==> flow/design.v <==
module Controller(Vppg, Find_Setting, CLK, rst_n, DC_Comp, PGA_Gain, CLK_Filter, LED_IR, LED_RED, IR_ADC_Value, RED_ADC_Value, LED_Drive);
input 		CLK;							 
input 		rst_n;							 
input 		Find_Setting;					 
input[7:0] 	Vppg;							 
output reg 			LED_IR;					 
output reg 			LED_RED;				 
output reg			CLK_Filter;				 
output reg  [3:0] 	LED_Drive;				 
output reg  [3:0] 	PGA_Gain;				 
output reg  [6:0] 	DC_Comp;				 
output reg  [7:0]   IR_ADC_Value;			 
output reg  [7:0]   RED_ADC_Value;			 
parameter 		 MAX_RAND_VOLTAGE = 250;
parameter 		 MIN_RAND_VOLTAGE = 5;
parameter		 MITTEL_VOLTAGE   = 127;
localparam[2:0]  INITIAL 			    = 3'b001;  
localparam[2:0]  IDLE         		    = 3'b010;  
localparam[2:0]  FIND_SETTING			= 3'b000;
localparam[2:0]  SWEEP_DC_COMP  		= 3'b011;  
localparam[2:0]  INCREASE_PGA_GAIN      = 3'b100;  
localparam[2:0]  OSCILLATE   	     	= 3'b101;  
localparam[2:0]  FIRST_DC_COMP   		= 3'b110;  
reg [9:0]  	counter;						 
reg [3:0] 	gaintemp;						
reg [3:0] 	PGA_Gain_IR;					 
reg [3:0] 	PGA_Gain_RED;					 
reg [2:0]   currentState, nextState;		 
reg [7:0]   DC_left, DC_right, DC_Comp_temp;  
reg [6:0]   DC_Comp_IR;						 
reg [6:0]   DC_Comp_RED; 				     
reg [1:0]	red_on_flag; 					 
reg [9:0]   min_index;						 
reg [9:0]   max_index;						 
reg [7:0]  	temp_min;						 
reg [7:0]  	temp_max;						 
reg [3:0]   gaintemp_max;
reg [3:0]   gaintemp_min;
reg 		start;
always@(posedge CLK or negedge rst_n) begin
	if(~rst_n)begin
		currentState  <= INITIAL;	
	end
    else begin 
		currentState  <= nextState;
	end
end
always@(posedge CLK) begin
	if(counter == 999) begin
			counter <= 0;
		end
		else if(counter >= 0) begin
		counter <= counter + 1;
		end
	 case(currentState)
		INITIAL: begin  
			nextState          <= FIND_SETTING;
			counter		       <= 0;
			PGA_Gain_RED 	   <= 0;
			PGA_Gain_IR		   <= 0;
			DC_Comp_temp	   <= 0;
			DC_Comp_IR 	       <= 0;
			DC_Comp_RED        <= 0; 
			red_on_flag        <= 1;  
			temp_min		   <= 255;
			temp_max           <= 0;
			min_index		   <= 0;
			max_index 		   <= 0;
			LED_IR			   <= 0;
			LED_RED			   <= 1;
			PGA_Gain		   <= 4'd0;
			gaintemp  		   <= 15;
			LED_Drive 	       <= 8;
			CLK_Filter         <= 0;
			gaintemp_max       <= 0;
			gaintemp_min       <= 0;
			start <= 0;
			DC_Comp            <= 0;
			IR_ADC_Value       <= 0;
			RED_ADC_Value      <= 0;
		end
		FIND_SETTING: begin  
		if(Find_Setting) begin
			nextState <= IDLE;
			end
		end
		IDLE: begin  
			DC_left	  <= 0;
			DC_right  <= MITTEL_VOLTAGE; 
            case(red_on_flag)   
                0: begin   
					nextState <= FIRST_DC_COMP;
		   		    LED_IR    <= 1;
		            LED_RED   <= 0;
                    DC_Comp   <= 0;
					temp_min  <= 255;
					temp_max  <= 0;
				end
				1: begin   
					nextState <= FIRST_DC_COMP;
		   			LED_IR    <= 0;
		   		    LED_RED   <= 1;
                    DC_Comp   <= 0; 	
					temp_min  <= 255;
					temp_max  <= 0;
				end 
				2: begin   
					if (Vppg < temp_min && LED_RED == 1) begin
		 				temp_min  <= Vppg;
		 				min_index <= counter;  
		 				nextState <= IDLE;
					end
					if (Vppg > temp_max && LED_RED == 1) begin
		 				temp_max  <= Vppg;
		 				max_index <= counter;  
						nextState <= IDLE;
					end
					if (counter == 999 && LED_RED == 1)begin  
						nextState <= SWEEP_DC_COMP;  
					end	
					if(LED_IR == 1) begin
						nextState <= SWEEP_DC_COMP;
					end				    
				end
                default:;
            endcase
		end 
		FIRST_DC_COMP:begin	 
			if ((DC_right - DC_left) > 1)begin 
				if(Vppg < MITTEL_VOLTAGE)begin
					DC_right 	    <= 	DC_Comp;
					DC_Comp_temp	<=  DC_Comp + DC_left;
					DC_Comp  		<=  DC_Comp_temp >>1;
				end else if(Vppg > MITTEL_VOLTAGE)begin
					DC_left 	    <=	DC_Comp;
					DC_Comp_temp 	<=  DC_Comp + DC_right;
					DC_Comp 	    <=  DC_Comp_temp >> 1;
				end else begin
					DC_left			<=	DC_Comp;
					DC_right		<=	DC_Comp;
				end	
			end else begin
				red_on_flag     	<=	 2;
				nextState			<= 	IDLE;					
			end
	    end
		SWEEP_DC_COMP: begin   
				if (counter < (((min_index +max_index) >> 1) + 7) && counter >= (((min_index + max_index) >> 1) - 7))begin 
					if(Vppg < MITTEL_VOLTAGE)begin
						DC_right 	    <= 	DC_Comp;
						DC_Comp_temp	<=  DC_Comp + DC_left;
						DC_Comp  		<=  DC_Comp_temp >>1;
					end else if(Vppg > MITTEL_VOLTAGE)begin
						DC_left 	    <=	DC_Comp;
						DC_Comp_temp    <=  DC_Comp + DC_right;
						DC_Comp 	    <=  DC_Comp_temp >> 1;
					end else begin
						DC_left			<=	DC_Comp;
						DC_right		<=	DC_Comp;
						nextState 		<= INCREASE_PGA_GAIN;
					end	
				end else if (counter >= (((min_index +max_index) >> 1) + 7)) begin 
					nextState	    <= INCREASE_PGA_GAIN;
				end         
		end
		INCREASE_PGA_GAIN: begin  
			if((counter >= max_index) && counter <= (max_index + 4'd15)) begin  
				if(Vppg < MAX_RAND_VOLTAGE) begin
					PGA_Gain <= PGA_Gain + 4'd1;
				end
				else begin
					gaintemp_max <= PGA_Gain;   
				end
				if(counter == (max_index + 4'd15)) begin   
					PGA_Gain <= 4'd0;
					start <= 1;
				end
			end
			if(start) begin
				start <= 0;
				if(2000 < gaintemp_max) begin
					red_on_flag    <= 0 ;
					counter    	   <= 0;  
					if(LED_IR) begin					 
						DC_Comp_IR    <= DC_Comp;		 
						PGA_Gain_IR   <= gaintemp_min; 	 
						nextState     <= OSCILLATE;
						PGA_Gain      <= 4'd0;  
						gaintemp      <= 15;
						gaintemp_max  <= 0;
						gaintemp_min  <= 0;
					end
					if(LED_RED) begin
						DC_Comp_RED   <= DC_Comp;		 
						PGA_Gain_RED  <= gaintemp_min;   
						nextState  	  <= IDLE; 			 
						PGA_Gain   	  <= 4'd0; 			 
						gaintemp      <= 15;
						gaintemp_max  <= 0;
						gaintemp_min  <= 0;
						LED_RED	      <= 0;
						LED_IR	      <= 1;
					end
				end
				else begin	
					red_on_flag 	  <= 0 ;
					counter    	      <= 0;  
					if(LED_IR) begin
						DC_Comp_IR    <= DC_Comp;		     
						PGA_Gain_IR   <= gaintemp_max; 		 
						nextState     <= OSCILLATE;			 
						PGA_Gain      <= 4'd0;  
						gaintemp      <= 15;
						gaintemp_max  <= 0;
						gaintemp_min  <= 0;
						LED_RED	      <= 1;
						LED_IR	      <= 0;
					end
					if(LED_RED) begin
						DC_Comp_RED   <= DC_Comp;			 
						PGA_Gain_RED  <= gaintemp_max;		 
						nextState     <= IDLE; 				 
						PGA_Gain      <= 4'd0; 				 
						gaintemp      <= 15;
						gaintemp_max  <= 0;
						gaintemp_min  <= 0;
						LED_RED	  	  <= 0;
						LED_IR	      <= 1;
					end
				end
			end
		end 
		OSCILLATE: begin  
			CLK_Filter <=~CLK_Filter;  
			if(counter == 9) begin	  
				LED_RED <= ~LED_RED; 
				LED_IR  <= ~LED_IR;
				counter <= 0;  
				if(LED_IR) begin
					DC_Comp  	  <= DC_Comp_RED;
					PGA_Gain 	  <= PGA_Gain_RED;
					IR_ADC_Value  <= Vppg;  
				end
				if(LED_RED) begin
					DC_Comp 	  <= DC_Comp_IR;
					PGA_Gain 	  <= PGA_Gain_IR;
					RED_ADC_Value <= Vppg;  
				end
			end	
		end
		default: nextState <= IDLE;
	endcase
end
endmodule
module FIR_Filter(
    input wire CLK,                  
    input wire CLK_Filter,           
    input wire [7:0] input_data,     
    input wire rst_n,                
    output reg [19:0] output_data    
);
parameter NUM_SHI_REGS = 22;	 
parameter NUM_ADD_REGS = 11;     
reg     [7:0]   shift_regs   [NUM_SHI_REGS-1:0];   
reg     [8:0]   add_regs     [NUM_ADD_REGS-1:0];   
reg 	[16:0]  order[NUM_ADD_REGS-1:0];  
wire    [7:0]   COEFFICIENTS [NUM_ADD_REGS-1:0];   
assign COEFFICIENTS[0]  =    8'd2;
assign COEFFICIENTS[1]  =    8'd10;
assign COEFFICIENTS[2]  =    8'd16;
assign COEFFICIENTS[3]  =    8'd28;
assign COEFFICIENTS[4]  =    8'd43;
assign COEFFICIENTS[5]  =    8'd60;
assign COEFFICIENTS[6]  =    8'd78;
assign COEFFICIENTS[7]  =    8'd95;
assign COEFFICIENTS[8]  =    8'd111;
assign COEFFICIENTS[9]  =    8'd122;
assign COEFFICIENTS[10] =    8'd128;
always @(posedge CLK or negedge rst_n) begin
    if (!rst_n) begin
        shift_regs[0]  <= 8'b0;
        shift_regs[1]  <= 8'b0;
        shift_regs[2]  <= 8'b0;
        shift_regs[3]  <= 8'b0;
        shift_regs[4]  <= 8'b0;
        shift_regs[5]  <= 8'b0;
        shift_regs[6]  <= 8'b0;
        shift_regs[7]  <= 8'b0;
        shift_regs[8]  <= 8'b0;
        shift_regs[9]  <= 8'b0;
        shift_regs[10] <= 8'b0;
        shift_regs[11] <= 8'b0;
        shift_regs[12] <= 8'b0;
        shift_regs[13] <= 8'b0;
        shift_regs[14] <= 8'b0;
        shift_regs[15] <= 8'b0;
        shift_regs[16] <= 8'b0;
        shift_regs[17] <= 8'b0;
        shift_regs[18] <= 8'b0;
        shift_regs[19] <= 8'b0;
        shift_regs[20] <= 8'b0;
        shift_regs[21] <= 8'b0;
        add_regs[0]  <= 9'b0;
        add_regs[1]  <= 9'b0;
        add_regs[2]  <= 9'b0;
        add_regs[3]  <= 9'b0;
        add_regs[4]  <= 9'b0;
        add_regs[5]  <= 9'b0;
        add_regs[6]  <= 9'b0;
        add_regs[7]  <= 9'b0;
        add_regs[8]  <= 9'b0;
        add_regs[9]  <= 9'b0;
        add_regs[10] <= 9'b0;
        order[0]  <= 17'b0;
        order[1]  <= 17'b0;
        order[2]  <= 17'b0;
        order[3]  <= 17'b0;
        order[4]  <= 17'b0;
        order[5]  <= 17'b0;
        order[6]  <= 17'b0;
        order[7]  <= 17'b0;
        order[8]  <= 17'b0;
        order[9]  <= 17'b0;
        order[10] <= 17'b0;
        output_data <= 20'd0;
    end else if (CLK_Filter) begin
        shift_regs[0]  <= input_data;
        shift_regs[1]  <= shift_regs[0];
        shift_regs[2]  <= shift_regs[1];
        shift_regs[3]  <= shift_regs[2];
        shift_regs[4]  <= shift_regs[3];
        shift_regs[5]  <= shift_regs[4];
        shift_regs[6]  <= shift_regs[5];
        shift_regs[7]  <= shift_regs[6];
        shift_regs[8]  <= shift_regs[7];
        shift_regs[9]  <= shift_regs[8];
        shift_regs[10] <= shift_regs[9];
        shift_regs[11] <= shift_regs[10];
        shift_regs[12] <= shift_regs[11];
        shift_regs[13] <= shift_regs[12];
        shift_regs[14] <= shift_regs[13];
        shift_regs[15] <= shift_regs[14];
        shift_regs[16] <= shift_regs[15];
        shift_regs[17] <= shift_regs[16];
        shift_regs[18] <= shift_regs[17];
        shift_regs[19] <= shift_regs[18];
        shift_regs[20] <= shift_regs[19];
        shift_regs[21] <= shift_regs[20];
        add_regs[0]     <= shift_regs[0] + shift_regs[21];
        add_regs[1]     <= shift_regs[1] + shift_regs[20];
        add_regs[2]     <= shift_regs[2] + shift_regs[19];
        add_regs[3]     <= shift_regs[3] + shift_regs[18];
        add_regs[4]     <= shift_regs[4] + shift_regs[17];
        add_regs[5]     <= shift_regs[5] + shift_regs[16];
        add_regs[6]     <= shift_regs[6] + shift_regs[15];
        add_regs[7]     <= shift_regs[7] + shift_regs[14];
        add_regs[8]     <= shift_regs[8] + shift_regs[13];
        add_regs[9]     <= shift_regs[9] + shift_regs[12];
        add_regs[10]    <= shift_regs[10] + shift_regs[11];
        order[0]    <= COEFFICIENTS[0] * add_regs[0];
        order[1]    <= COEFFICIENTS[1] * add_regs[1];
        order[2]    <= COEFFICIENTS[2] * add_regs[2];
        order[3]    <= COEFFICIENTS[3] * add_regs[3];
        order[4]    <= COEFFICIENTS[4] * add_regs[4];
        order[5]    <= COEFFICIENTS[5] * add_regs[5];
        order[6]    <= COEFFICIENTS[6] * add_regs[6];
        order[7]    <= COEFFICIENTS[7] * add_regs[7];
        order[8]    <= COEFFICIENTS[8] * add_regs[8];
        order[9]    <= COEFFICIENTS[9] * add_regs[9];
        order[10]   <= COEFFICIENTS[10] * add_regs[10];
	    output_data <=   order[0] + order[1] + order[2] + order[3] 
                       + order[4] + order[5] + order[6] + order[7] 
                       + order[8] + order[9] + order[10];
    end
end
endmodule
module Controller_FIR (
	input	[7:0] 	VPPG,             
	input 		  	Find_Setting,     
	input 		  	CLK,              
	input 		  	rst_n,            
	output 	[6:0] 	DC_Comp,          
	output 	[3:0] 	pga_Gain,         
	output 		  	LED_IR,           
	output 		  	LED_RED,          
	output  [19:0] 	Out_RED_Filtered, 
	output  [19:0] 	Out_IR_Filtered,  
	output  [3:0] 	LED_Drive         
);
	wire [7:0] IR_ADC_Value, RED_ADC_Value;
	wire 	   CLK_Filter;
	reg        CLK_Filter_q;    
	wire       Filter_En;       
	always @(posedge CLK or negedge rst_n) begin
		if (!rst_n) CLK_Filter_q <= 1'b0;
		else        CLK_Filter_q <= CLK_Filter;
	end
	assign Filter_En = CLK_Filter & ~CLK_Filter_q;
    Controller ct(  .Vppg(VPPG), 
                    .Find_Setting(Find_Setting), 
                    .CLK(CLK), 
                    .rst_n(rst_n), 
                    .DC_Comp(DC_Comp), 
                    .PGA_Gain(pga_Gain), 
                    .CLK_Filter(CLK_Filter), 
                    .LED_IR(LED_IR), 
                    .LED_RED(LED_RED),
                    .IR_ADC_Value(IR_ADC_Value), 
                    .RED_ADC_Value(RED_ADC_Value), 
                    .LED_Drive(LED_Drive)); 
	FIR_Filter red( .CLK(CLK),
                    .CLK_Filter(Filter_En), 
                    .input_data(RED_ADC_Value),
                    .rst_n(rst_n),  
                    .output_data(Out_RED_Filtered));
	FIR_Filter ir(  .CLK(CLK),
                    .CLK_Filter(Filter_En), 
                    .input_data(IR_ADC_Value),
                    .rst_n(rst_n),  
                    .output_data(Out_IR_Filtered));
endmodule
======== Step by step through the tools: Controller_FIR ========
What the tools print for Controller_FIR, step after step.
Line numbers count from 1 in the design file above.
Operators: Yosys type, input widths -> output width; for muxes data width and select width s.
Library cell names are shortened.
The mark -- stands for no value.
inputs
  top ..................................... Controller_FIR
  clock port .............................. CLK
  standard-cell library ................... sky130hd
  library corner .......................... tt_025C_1v80

======== Elaborated design ========
Counts by Yosys on the flattened word-level netlist (proc, flatten, opt, wreduce). Print and check cells are left out. Cells with the same type and inputs are merged into one.
cells by class
  shift operators ......................... 0
  $add $sub $neg .......................... 51
  reductions and logical operators ........ 36
  bitwise operators ....................... 6
  divide/modulo/power cells ............... 0
  magnitude comparators ................... 13
  $mul .................................... 16
  muxes and demuxes ....................... 119
  equal/unequal tests ..................... 38
operators with widths
  kind                   count
  $mul 6x9->15 const A   6
  $mul 7x9->16 const A   4
  $add 20x17->20         14
  $add 8x8->9            22
  $mul 3x9->12 const A   4
  $mux 8                 17
  $mul 4x9->13 const A   2
  $mux 4                 25
  $pmux 8 s2             6
  $mux 7                 12
  $mux 10                8
  $pmux 8 s3             3
  $ge 10x32->1           2
  $reduce_and 3->1       15
  $add 20x13->20         2
  $add 20x16->20         2
  $pmux 10 s2            2
  $mux 3                 13
  $add 10x17->18         2
  $pmux 7 s5             1
  $lt 10x32->1           1
  $add 31x3->32 const B  1
  $sub 31x3->32 const B  1
  $gt 32x1->1 const B    1
  $pmux 4 s2             4
  $pmux 10 s3            1
  $pmux 7 s2             2
  $ne 2x1->1 const B     11
Other operator kinds: 51; their cells: 95.
storage and ports
  register bits ........................... 1042
  input port bits ......................... 11
  memory bits (read-only) ................. 0
  elaborated cells ........................ 395
  word width x clocked read ports ......... 0
  RAM bits ................................ 0
  output and inout port bits .............. 57
  memories kept ........................... 0
  bits in latches ......................... 0

======== Depth ========
Depth = most cells in a row (Yosys ltp): at word level without a register or memory, in the mapped netlist without a sequential cell, where the memories' decode and read muxes count.
depth
  depth in word-level cells ............... 10
  ABC_AREA ................................ 0
  depth in mapped cells ................... 29
  depth with buffers taken out ............ 29

======== Synthesis result ========
The flow's flattened synthesis, as Yosys stat reports it; memories are mapped. The netlist is that of the ABC_AREA named above (0 if unset); the other value can give another one.
The area totals of this step are shown rounded.
synthesis totals
  sequential part of the area ............. 25800 um^2
  standard cells after synthesis .......... 7056
  flip-flops .............................. 1008
  mapped area ............................. 67900 um^2
  buffers ................................. 224
cell types
  cell      count  total area (um^2)
  dfrtp_1   875    21896
  fa_1      472    9.45E+03
  ha_1      751    9.4E+03
  nand2_1   1837   6.9E+03
  edfxtp_1  119    3.57E+03
  inv_1     808    3.03E+03
  o21ai_0   494    2.47E+03
  xnor2_1   243    2.13E+03
  a21oi_1   316    1.58E+03
  o21bai_1  149    1.12E+03
  xor2_1    118    1.03E+03
  clkbuf_1  210    788.256
  a21o_1    103    773.242
  nor2_1    117    439.171
  mux2i_1   27     270.259
  dfxtp_1   13     260.25
  and3_1    41     256.496
  nand2b_1  36     225.216
Other cell types: 60; their cells: 327.
The figures by module come from a second, unflattened synthesis with its own total; it is not the netlist above.
unflattened totals
  cells (unflattened synthesis) ........... 6519
  area (unflattened synthesis) ............ 70900 um^2
Each row is one instance without its submodules.
modules
  module          cells  sequential area (um^2)  instances  area (um^2)
  FIR_Filter      2831   10900                   2          31100
  Controller      855    3910                    1          8790
  Controller_FIR  2      25.0                    1          38.8

======== Path before layout ========
Source: OpenSTA report_checks on the synthesized netlist (no wires, ideal clock, input and output delay 20% of the period each), path of least setup slack; recovery checks are left aside. Register names are those of the netlist, which keeps one name where synthesis merged equal registers.
timing path post-synthesis
  path type ............................... flip-flop to flip-flop
  start point ............................. register red.order[1][1]
  end point ............................... register red.output_data[18]
  slack ................................... 3.695 ns
  path delay .............................. 6.305 ns
  required time ........................... 9.867 ns
  arrival time ............................ 6.172 ns
  clock period ............................ 10.0 ns
  time at the first pin ................... 0.000 ns
  setup time .............................. 0.133 ns
  buffers on the path ..................... 0
  stages on the path ...................... 28
  synthesis period reached ................ 6.305 ns
"path delay" = arrival - input delay + setup time.
"stages on the path": output pins that drive a net of the path, with the launching flip-flop's if there is one; two outputs of one cell count as two.
"synthesis period reached" = period - worst setup slack (recovery checks aside). The figure is calculated, with input and output delays left at 20% of the set period.
The rows between start and end are the longest chain of elaborated cells between them; the timing report does not say that the signal goes this way. Where chains are equally long, one stands for them.
Each line given opens the expression or statement behind the cell; cells for indexed reads and writes are added by Yosys, which also makes memories of some case tables.
between the ends, post-synthesis
  cell sequence ........................... dfrtp_1 -> ha_1 -> fa_1 -> a21oi_1 -> nor2_1 -> nor2_1 -> o21bai_1 -> a21oi_1 -> nor2b_1 -> o21ai_0 -> nor2b_1 -> xnor2_1 -> fa_1 -> inv_1 -> fa_1 -> fa_1 -> inv_1 -> fa_1 -> fa_1 -> ha_1 -> nand2_1 -> o21ai_0 -> o41ai_1 -> o21a_1 -> a21oi_1 -> a21oi_1 -> xor2_1 -> o21ai_0
  length of the longest elaborated chain .. 10
  elaborated cells on any way between the ends .. 10
  source lines of those cells ............. 1
  classes of those cells .................. 10 x add/sub
ends and longest elaborated chain, post-synthesis
  element                      RTL line  text
  start, declared              266       reg [16:0] order[NUM_ADD_REGS-1:0];
  start, assigned              315       order[1]  <= 17'b0;
  start, assigned              361       order[1]    <= COEFFICIENTS[1] * add_regs[1];
  $add 10x17->18               371       output_data <= order[0] + order[1] + order[2] + order[3]
  $add 20x13->20               371
  $add 20x17->20 (7 in a row)  371
  $add 20x16->20               371
  end, assigned                325       output_data <= 20'd0;
  end, assigned                371
  end, declared                260       output reg [19:0] output_data

======== Path in the finished layout ========
From the final timing report of flow run 2: the path of least setup slack in the routed layout; clock arrival at registers is part of the times.
timing path post-layout
  path type ............................... flip-flop to flip-flop
  start point ............................. register ir.order[0][2]
  end point ............................... register ir.output_data[19]
  buffers on the path ..................... 5
  clock period ............................ 6.22 ns
  arrival time ............................ 7.08 ns
  stages on the path ...................... 29
  time at the first pin ................... 0.84 ns
  setup time .............................. 0.13 ns
  required time ........................... 6.92 ns
  slack ................................... -0.17 ns
The rows between start and end are the longest chain of elaborated cells between them; the timing report does not say that the signal goes this way. Where chains are equally long, one stands for them.
between the ends, post-layout
  cell sequence ........................... dfrtp_1 -> buf_4 -> ha_1 -> a21o_1 -> a21oi_2 -> o21bai_2 -> a21oi_2 -> buf_4 -> buf_4 -> buf_4 -> xnor2_1 -> fa_1 -> inv_1 -> fa_1 -> fa_1 -> fa_1 -> inv_1 -> ha_1 -> fa_2 -> a21o_1 -> a21oi_2 -> o21bai_4 -> a31oi_4 -> o21ai_2 -> nor4_2 -> nor3_1 -> buf_4 -> a21oi_1 -> o31ai_1
  length of the longest elaborated chain .. 10
  elaborated cells on any way between the ends .. 10
  source lines of those cells ............. 1
  classes of those cells .................. 10 x add/sub
ends and longest elaborated chain, post-layout
  element                      RTL line  text
  start, declared              266       reg [16:0] order[NUM_ADD_REGS-1:0];
  start, assigned              314       order[0]  <= 17'b0;
  start, assigned              360       order[0]    <= COEFFICIENTS[0] * add_regs[0];
  $add 10x17->18               371       output_data <= order[0] + order[1] + order[2] + order[3]
  $add 20x13->20               371
  $add 20x17->20 (7 in a row)  371
  $add 20x16->20               371
  end, assigned                325       output_data <= 20'd0;
  end, assigned                371
  end, declared                260       output reg [19:0] output_data

Appendix: measured runs

Design Controller_FIR on sky130hd. What follows are 2 stored runs of the flow, each under its own settings; their order means nothing. The constraints put input and output delay at 20% of the set period each and load the outputs with 0.01 pF.
"achieved period" is the run's clock period less its worst setup slack. It is reckoned from that one timing run; input and output delays stay at 20% of the period that was set.
"worst path time" means the part of the period allowed to the worst setup path (the constraints hold back 20% at inputs and 20% at outputs) less its slack; where the path has registers, the arrival times of their clocks count too.
The measured numbers are rounded.

======== flow run 1 ========
==> flow/run.sh <==
#!/bin/bash
# the make line also repeats the synthesis and layout settings of config.mk as NAME=value (left out here)
make -C /OpenROAD-flow-scripts/flow DESIGN_CONFIG=/design/flow/config.mk WORK_HOME=/design/flow/orfs CLKGATE_MAP_FILE= finish
==> flow/config.mk <==
export PLATFORM = sky130hd
export DESIGN_NAME = Controller_FIR
export DESIGN_NICKNAME = Controller_FIR
export VERILOG_FILES = /design/flow/design.v
export SDC_FILE = /design/flow/constraint.sdc
export NUM_CORES = 4
export LEC_CHECK = 0
export ABC_AREA = 1
export CAP_MARGIN = 20
export CELL_PAD_IN_SITES_DETAIL_PLACEMENT = 2
export CELL_PAD_IN_SITES_GLOBAL_PLACEMENT = 3
export CORE_MARGIN = 4
export CORE_UTILIZATION = 63
export CTS_CLUSTER_DIAMETER = 66
export HOLD_SLACK_MARGIN = 0.23
export MAX_ROUTING_LAYER = met4
export MIN_ROUTING_LAYER = met2
export PLACE_DENSITY_LB_ADDON = 0.23
export SLEW_MARGIN = 20
==> flow/constraint.sdc <==
create_clock -name core_clock -period 6.17 [get_ports {CLK}]
set_input_delay 1.2340 -clock core_clock [delete_from_list [all_inputs] [get_ports {CLK}]]
set_output_delay 1.2340 -clock core_clock [all_outputs]
set_load 0.01 [all_outputs]

-------- flow run 1 --------
  unfinished; error FLW-0024 in placement

======== flow run 2 ========
==> flow/run.sh <==
#!/bin/bash
# the make line also repeats the synthesis and layout settings of config.mk as NAME=value (left out here)
make -C /OpenROAD-flow-scripts/flow DESIGN_CONFIG=/design/flow/config.mk WORK_HOME=/design/flow/orfs CLKGATE_MAP_FILE= finish
==> flow/config.mk <==
export PLATFORM = sky130hd
export DESIGN_NAME = Controller_FIR
export DESIGN_NICKNAME = Controller_FIR
export VERILOG_FILES = /design/flow/design.v
export SDC_FILE = /design/flow/constraint.sdc
export NUM_CORES = 4
export LEC_CHECK = 0
export ABC_AREA = 0
export CAP_MARGIN = 20
export CELL_PAD_IN_SITES_DETAIL_PLACEMENT = 2
export CELL_PAD_IN_SITES_GLOBAL_PLACEMENT = 3
export CORE_MARGIN = 4
export CORE_UTILIZATION = 20
export CTS_CLUSTER_DIAMETER = 66
export HOLD_SLACK_MARGIN = 0.23
export MAX_ROUTING_LAYER = met4
export MIN_ROUTING_LAYER = met2
export PLACE_DENSITY_LB_ADDON = 0.23
export SLEW_MARGIN = 20
==> flow/constraint.sdc <==
create_clock -name core_clock -period 6.22 [get_ports {CLK}]
set_input_delay 1.2440 -clock core_clock [delete_from_list [all_inputs] [get_ports {CLK}]]
set_output_delay 1.2440 -clock core_clock [all_outputs]
set_load 0.01 [all_outputs]

-------- measured, flow run 2 --------
  overall die area ........................ 349000 um^2
  mapped cell area after synthesis ........ 67900 um^2
  utilization of the finished layout ...... 0.239
  worst path time ......................... 6.39 ns
  critical path kind ...................... flip-flop to flip-flop
  worst hold slack after layout ........... 0.341 ns
  achieved period ......................... 6.386 ns
  std-cell area (final layout) ............ 80600 um^2
  post-route setup TNS .................... -0.531 ns
  lowest setup slack ...................... -0.166 ns
